==> flow/design.v <==
`timescale 1ns / 1ps
module day3_part2_top( clk, rst, rom_addr, rom_data, sum, done );
    input clk;
    input rst;
    output [13:0] rom_addr;
    input [7:0] rom_data;
    output [31:0] sum;
    output done;
    reg [13:0] addr;
    wire [7:0] rom_out;
    reg [63:0] sub_group1;
    reg [63:0] sub_group2;
    reg [63:0] sub_group3;
    reg [63:0] comparator;
    reg [7:0] value;
    reg [31:0] sum_triples;
    localparam READ_1 = 3'b000, READ_2 = 3'b001, READ_3 = 3'b010, COMPARE = 3'b011, GET_VAL = 3'b100, CHECK = 3'b101, DONE = 3'b110;
    reg [2:0] state;
    reg int_done;
    assign sum = sum_triples;
    assign done = int_done;
    assign rom_addr = addr;
    assign rom_out = rom_data;
    always @ (posedge clk)
    begin
    if (rst)
    begin
        addr <= 14'b0;
        sub_group1 <= 64'b0;
        sub_group2 <= 64'b0;
        sub_group3 <= 64'b0;
        comparator <= 64'b0;
        value <= 8'b0;
        sum_triples <= 32'b0;
        state <= READ_1;
        int_done <= 1'b0;
    end
    else
    case (state)
    READ_1:
    begin
        addr <= addr + 1;
        if (rom_out == 8'b0)
            state <= READ_2;
        else
            sub_group1[rom_out] <= 1'b1;
    end
    READ_2:
    begin
        addr <= addr + 1;
        if (rom_out == 8'b0)
            state <= READ_3;
        else
            sub_group2[rom_out] <= 1'b1;
    end
    READ_3:
    begin
        addr <= addr + 1;
        if (rom_out == 8'b0)
            state <= COMPARE;
        else
            sub_group3[rom_out] <= 1'b1;
    end
    COMPARE:
    begin
        comparator <= sub_group1 & sub_group2 & sub_group3;
        if ((sub_group1 & sub_group2 & sub_group3) != 64'b0)
        begin
            value <= 8'b0;
            state <= GET_VAL;
        end
        else
        begin
            state <= CHECK;
        end
    end
    GET_VAL:
    begin
        comparator <= comparator >> 1;
        value <= value + 1;
        if (comparator == 1'b1)
        begin
            state <= CHECK;
            sum_triples <= sum_triples + value;
        end
    end
    CHECK:
    begin
        if (rom_out == 8'b0)
            state <= DONE;
        else
        begin
            state <= READ_1;
            sub_group1 <= 64'b0;
            sub_group2 <= 64'b0;
            sub_group3 <= 64'b0;
            comparator <= 64'b0;
        end
    end
    DONE:
    begin
        int_done <= 1'b1;
    end
    endcase
    end
endmodule
## Reports on day3_part2_top

The steps from the RTL of day3_part2_top to its reports follow in flow order.
Line numbers count from 1 in the design file above.
Cell names lack the library's common part.
A cell with - has no value.

- Top module: day3_part2_top
- Clock: clk
- Cell library: sky130hd
- Timing corner: tt_025C_1v80

## After elaboration

Source: Yosys, flattened and elaborated, memories not mapped. Widths are those after wreduce. Registers that Yosys merges into a memory's read port (data or address) are not register bits. Print and check cells do not count. Equal cells are merged and count once.

- Muxes and demuxes: 17
- Bitwise operators: 9
- $add $sub $neg: 4
- Reduce/logical cells: 17
- Eq/ne operators: 16
- Shifts and indexed selects: 1

Operators by type and width:

| operator | count |
|---|---|
| 64-bit parallel mux with 2-bit select | 3 |
| 64-bit bitwise AND | 5 |
| 64-bit 2-to-1 mux | 4 |
| 64-bit bitwise OR | 3 |
| 64-bit parallel mux with 3-bit select | 1 |
| 1-bit by 9-bit variable shift with 64-bit output with constant A | 1 |
| 64-bit by 1-bit equality test with 1-bit output with constant B | 1 |
| 64-bit inverter | 1 |
| 64-bit nonzero test | 1 |
| 32-bit by 8-bit adder with 32-bit output | 1 |
| 2-bit inequality test with constant B | 9 |
| 3-bit parallel mux with 6-bit select | 1 |
| 8-bit parallel mux with 2-bit select | 1 |
| 3-bit 2-to-1 mux | 5 |
| 14-bit by 1-bit adder with 14-bit output with constant B | 1 |
| 3-bit equality test with constant B | 3 |
| 3-bit AND reduction | 3 |
| 8-bit negation with 9-bit output | 1 |
| 2-bit nonzero test | 4 |
| 8-bit by 1-bit adder with 8-bit output with constant B | 1 |
| 8-bit zero test | 1 |
| 8-bit 2-to-1 mux | 1 |
| 2-bit AND reduction | 3 |
| 3-bit by 2-bit equality test with 1-bit output with constant B | 2 |
| 6-bit nonzero test | 1 |
| 5-bit AND reduction | 1 |
| 3-bit by 1-bit equality test with 1-bit output with constant B | 1 |
| 3-bit zero test | 1 |

Not listed: further kinds 3, cells in them 3.

- Output and inout port bits: 47
- Bits of input ports: 10
- Flip-flop bits (word level): 314
- Cells after elaboration: 73

## Logic depth

Yosys ltp: most cells in a row. Word level: on the elaborated netlist, between registers, memories and ports. Mapped: between sequential cells and ports; inverters and the memories' decode and read muxes count.

- Depth in word-level cells: 7
- ABC_AREA: 1
- Depth in mapped cells: 15
- Gate-level depth less buffers: 15

## Mapped cells and area

Source: synth_stat.txt of the flow (Yosys; design flattened, memories mapped). It holds for the ABC_AREA given above (unset counts as 0); a run with the other value may have another netlist.

- Buffers: 97
- Mapped cells: 1916
- Mapped flip-flops: 318
- Mapped area: 0.0139146 sq mm
- Sequential area: 0.0063661 sq mm

Cells by type:

| type | count | total area (sq um) |
|---|---|---|
| dfxtp_1 | 318 | 6.37E+03 |
| a21oi_1 | 292 | 1.46E+03 |
| nor2_1 | 277 | 1.04E+03 |
| nand3_1 | 179 | 895.859 |
| nand2_1 | 227 | 852.067 |
| inv_1 | 196 | 735.706 |
| o21ai_0 | 84 | 420.403 |
| o22ai_1 | 64 | 400.384 |
| nand4_1 | 50 | 312.8 |
| clkbuf_1 | 53 | 198.941 |
| buf_2 | 35 | 175.168 |
| xor2_1 | 17 | 148.893 |
| ha_1 | 11 | 137.632 |
| a31oi_1 | 18 | 112.608 |
| nor2_2 | 15 | 93.84 |
| nor3_1 | 13 | 65.062 |
| buf_4 | 7 | 52.55 |
| nor4_1 | 8 | 50.048 |

Other cell types: 19; their cells: 52.

## Timing after synthesis

Path of least setup slack by OpenSTA after synthesis, without wires, with an ideal clock, recovery checks aside; 20% of the period is set as input and as output delay. Where synthesis merged equal registers, the netlist keeps one of their names.

- Path kind: input to register
- Start point: in rom_data[0]
- End point: reg comparator[23]
- Delay of the path: 1.465 ns
- Path buffers: 2
- Driving pins on the path: 13
- Period: 4.0 ns
- Required time: 3.881 ns
- Arrival time: 2.146 ns
- Path slack: 1.735 ns
- Period reached after synthesis: 2.265 ns

"delay of the path" is the arrival time less input delay plus setup time.
"driving pins on the path" counts driving pins, that of a launching flip-flop among them; a cell with two outputs on the path counts twice.
"period reached after synthesis" is the clock period less the worst setup slack; recovery checks do not enter. This is arithmetic on one report: input and output delays are still those of the set period (20% each).
Between the ends stands the longest chain of elaborated cells between them, by number of cells; it is not shown to be the way that was timed. Of several equally long chains one is given.
Each line given opens the expression or statement behind the cell; cells for indexed reads and writes are added by Yosys, which also makes memories of some case tables.
At most two assigning lines are given for a register; there are more.

- Cell sequence: inv_2 > ha_1 > inv_1 > nor2_2 > nand3_2 > nor2_4 > inv_2 > nor2_1 > a21oi_2 > inv_2 > buf_4 > buf_4 > a21oi_1
- Cells in the longest elaborated chain: 3

Ends and longest elaborated chain, after synthesis:

| element | RTL line | RTL |
|---|---|---|
| start: declaration | 6 | `input [7:0] rom_data;` |
| 8-bit zero test | 89 | `if (rom_out == 8'b0)` |
| 64-bit 2-to-1 mux | 89 |  |
| 64-bit parallel mux with 3-bit select | 39 | `case (state)` |
| end: assignment | 66 | `comparator <= sub_group1 & sub_group2 & sub_group3;` |
| end: assignment | 79 | `comparator <= comparator >> 1;` |
| end: declaration | 14 | `reg [63:0] comparator;` |

## Worst path after layout

From the final timing report of flow run A: the path of least setup slack in the routed layout; clock arrival at registers is part of the times.

- Path kind: input to register
- Start point: in rom_data[0]
- End point: reg sub_group1[10]
- Arrival time: 3.57 ns
- Required time: 4.46 ns
- Driving pins on the path: 11
- Path buffers: 2
- Period: 4.0 ns
- Path slack: 0.89 ns

Between the ends stands the longest chain of elaborated cells between them, by number of cells; it is not shown to be the way that was timed. Of several equally long chains one is given.
At most two assigning lines are given for a register; there are more.

- Cell sequence: clkdlybuf4s50_1 > inv_2 > ha_1 > inv_1 > nor2_2 > nand3_2 > nor2_4 > a21oi_2 > clkbuf_1 > nand3_1 > a21oi_1
- Cells in the longest elaborated chain: 7

Ends and longest elaborated chain, after layout:

| element | RTL line | RTL |
|---|---|---|
| start: declaration | 6 | `input [7:0] rom_data;` |
| 8-bit negation with 9-bit output | 46 | `sub_group1[rom_out] <= 1'b1;` |
| 1-bit by 9-bit variable shift with 64-bit output | 46 |  |
| 64-bit inverter | 46 |  |
| 64-bit bitwise AND | 46 |  |
| 64-bit bitwise OR | 46 |  |
| 64-bit 2-to-1 mux | 43 | `if (rom_out == 8'b0)` |
| 64-bit parallel mux with 2-bit select | 39 | `case (state)` |
| end: assignment | 29 | `sub_group1 <= 64'b0;` |
| end: assignment | 46 |  |
| end: declaration | 11 | `reg [63:0] sub_group1;` |

Settings and measured results of 2 stored flow runs for module day3_part2_top (sky130hd), not sorted in any way. The constraints put input and output delay at 20% of the set period each and load the outputs with 0.01 pF.
By "achieved clock period" is meant the clock period of the run minus its worst setup slack. This is arithmetic on one report: input and output delays are still those of the set period (20% each).
"time used up by the worst setup path" is the time allowed to the run's worst setup path (the clock period less input and output delay, where it has them) less its slack. Clock arrival times count: a late capture clock shortens it, a late launch clock lengthens it.
"power consumption": no workload was simulated; the value follows from the tool's default switching activity.

### Flow run A

==> flow/run.sh <==
#!/bin/bash
# the make line also repeats the synthesis and layout settings of config.mk as NAME=value (left out here)
make -C /OpenROAD-flow-scripts/flow DESIGN_CONFIG=/design/flow/config.mk WORK_HOME=/design/flow/orfs CLKGATE_MAP_FILE= finish
==> flow/config.mk <==
export PLATFORM = sky130hd
export DESIGN_NAME = day3_part2_top
export DESIGN_NICKNAME = day3_part2_top
export VERILOG_FILES = /design/flow/design.v
export SDC_FILE = /design/flow/constraint.sdc
export NUM_CORES = 4
export LEC_CHECK = 0
export ABC_AREA = 1
export CAP_MARGIN = 20
export CELL_PAD_IN_SITES_DETAIL_PLACEMENT = 1
export CELL_PAD_IN_SITES_GLOBAL_PLACEMENT = 3
export CORE_ASPECT_RATIO = 1.99
export CORE_MARGIN = 4
export CORE_UTILIZATION = 40
export CTS_CLUSTER_DIAMETER = 122
export CTS_CLUSTER_SIZE = 31
export GPL_ROUTABILITY_DRIVEN = 0
export GPL_TIMING_DRIVEN = 0
export HOLD_SLACK_MARGIN = 0.26
export MIN_ROUTING_LAYER = met1
export PLACE_DENSITY = 0.57
export SETUP_SLACK_MARGIN = 0.74
export SLEW_MARGIN = 20
==> flow/constraint.sdc <==
create_clock -name core_clock -period 4.0 [get_ports {clk}]
set_input_delay 0.8000 -clock core_clock [delete_from_list [all_inputs] [get_ports {clk}]]
set_output_delay 0.8000 -clock core_clock [all_outputs]
set_load 0.01 [all_outputs]

Results of flow run A:
- Achieved clock period: 3.111 ns
- Utilization after layout: 44.7 %
- Worst hold slack in the final report: 0.439 ns
- Area of the die: 0.038013 sq mm
- Netlist area reported by Yosys: 0.0139146 sq mm
- Worst slack on setup checks: 0.889 ns
- Time used up by the worst setup path: 2.31 ns
- Worst path kind: input to register
- Power consumption: 5163 uW

### Flow run B

==> flow/run.sh <==
#!/bin/bash
# the make line also repeats the synthesis and layout settings of config.mk as NAME=value (left out here)
make -C /OpenROAD-flow-scripts/flow DESIGN_CONFIG=/design/flow/config.mk WORK_HOME=/design/flow/orfs CLKGATE_MAP_FILE= finish
==> flow/config.mk <==
export PLATFORM = sky130hd
export DESIGN_NAME = day3_part2_top
export DESIGN_NICKNAME = day3_part2_top
export VERILOG_FILES = /design/flow/design.v
export SDC_FILE = /design/flow/constraint.sdc
export NUM_CORES = 4
export LEC_CHECK = 0
export CAP_MARGIN = 20
export CORE_MARGIN = 2
export CORE_UTILIZATION = 30
export SLEW_MARGIN = 20
==> flow/constraint.sdc <==
create_clock -name core_clock -period 3.29 [get_ports {clk}]
set_input_delay 0.6580 -clock core_clock [delete_from_list [all_inputs] [get_ports {clk}]]
set_output_delay 0.6580 -clock core_clock [all_outputs]
set_load 0.01 [all_outputs]

Results of flow run B:
- Achieved clock period: 2.859 ns
- Utilization after layout: 36.8 %
- Worst hold slack in the final report: 0.451 ns
- Area of the die: 0.0444029 sq mm
- Netlist area reported by Yosys: 0.0128198 sq mm
- Worst slack on setup checks: 0.431 ns
- Time used up by the worst setup path: 2.86 ns
- Worst path kind: register to register
- Power consumption: 8143 uW
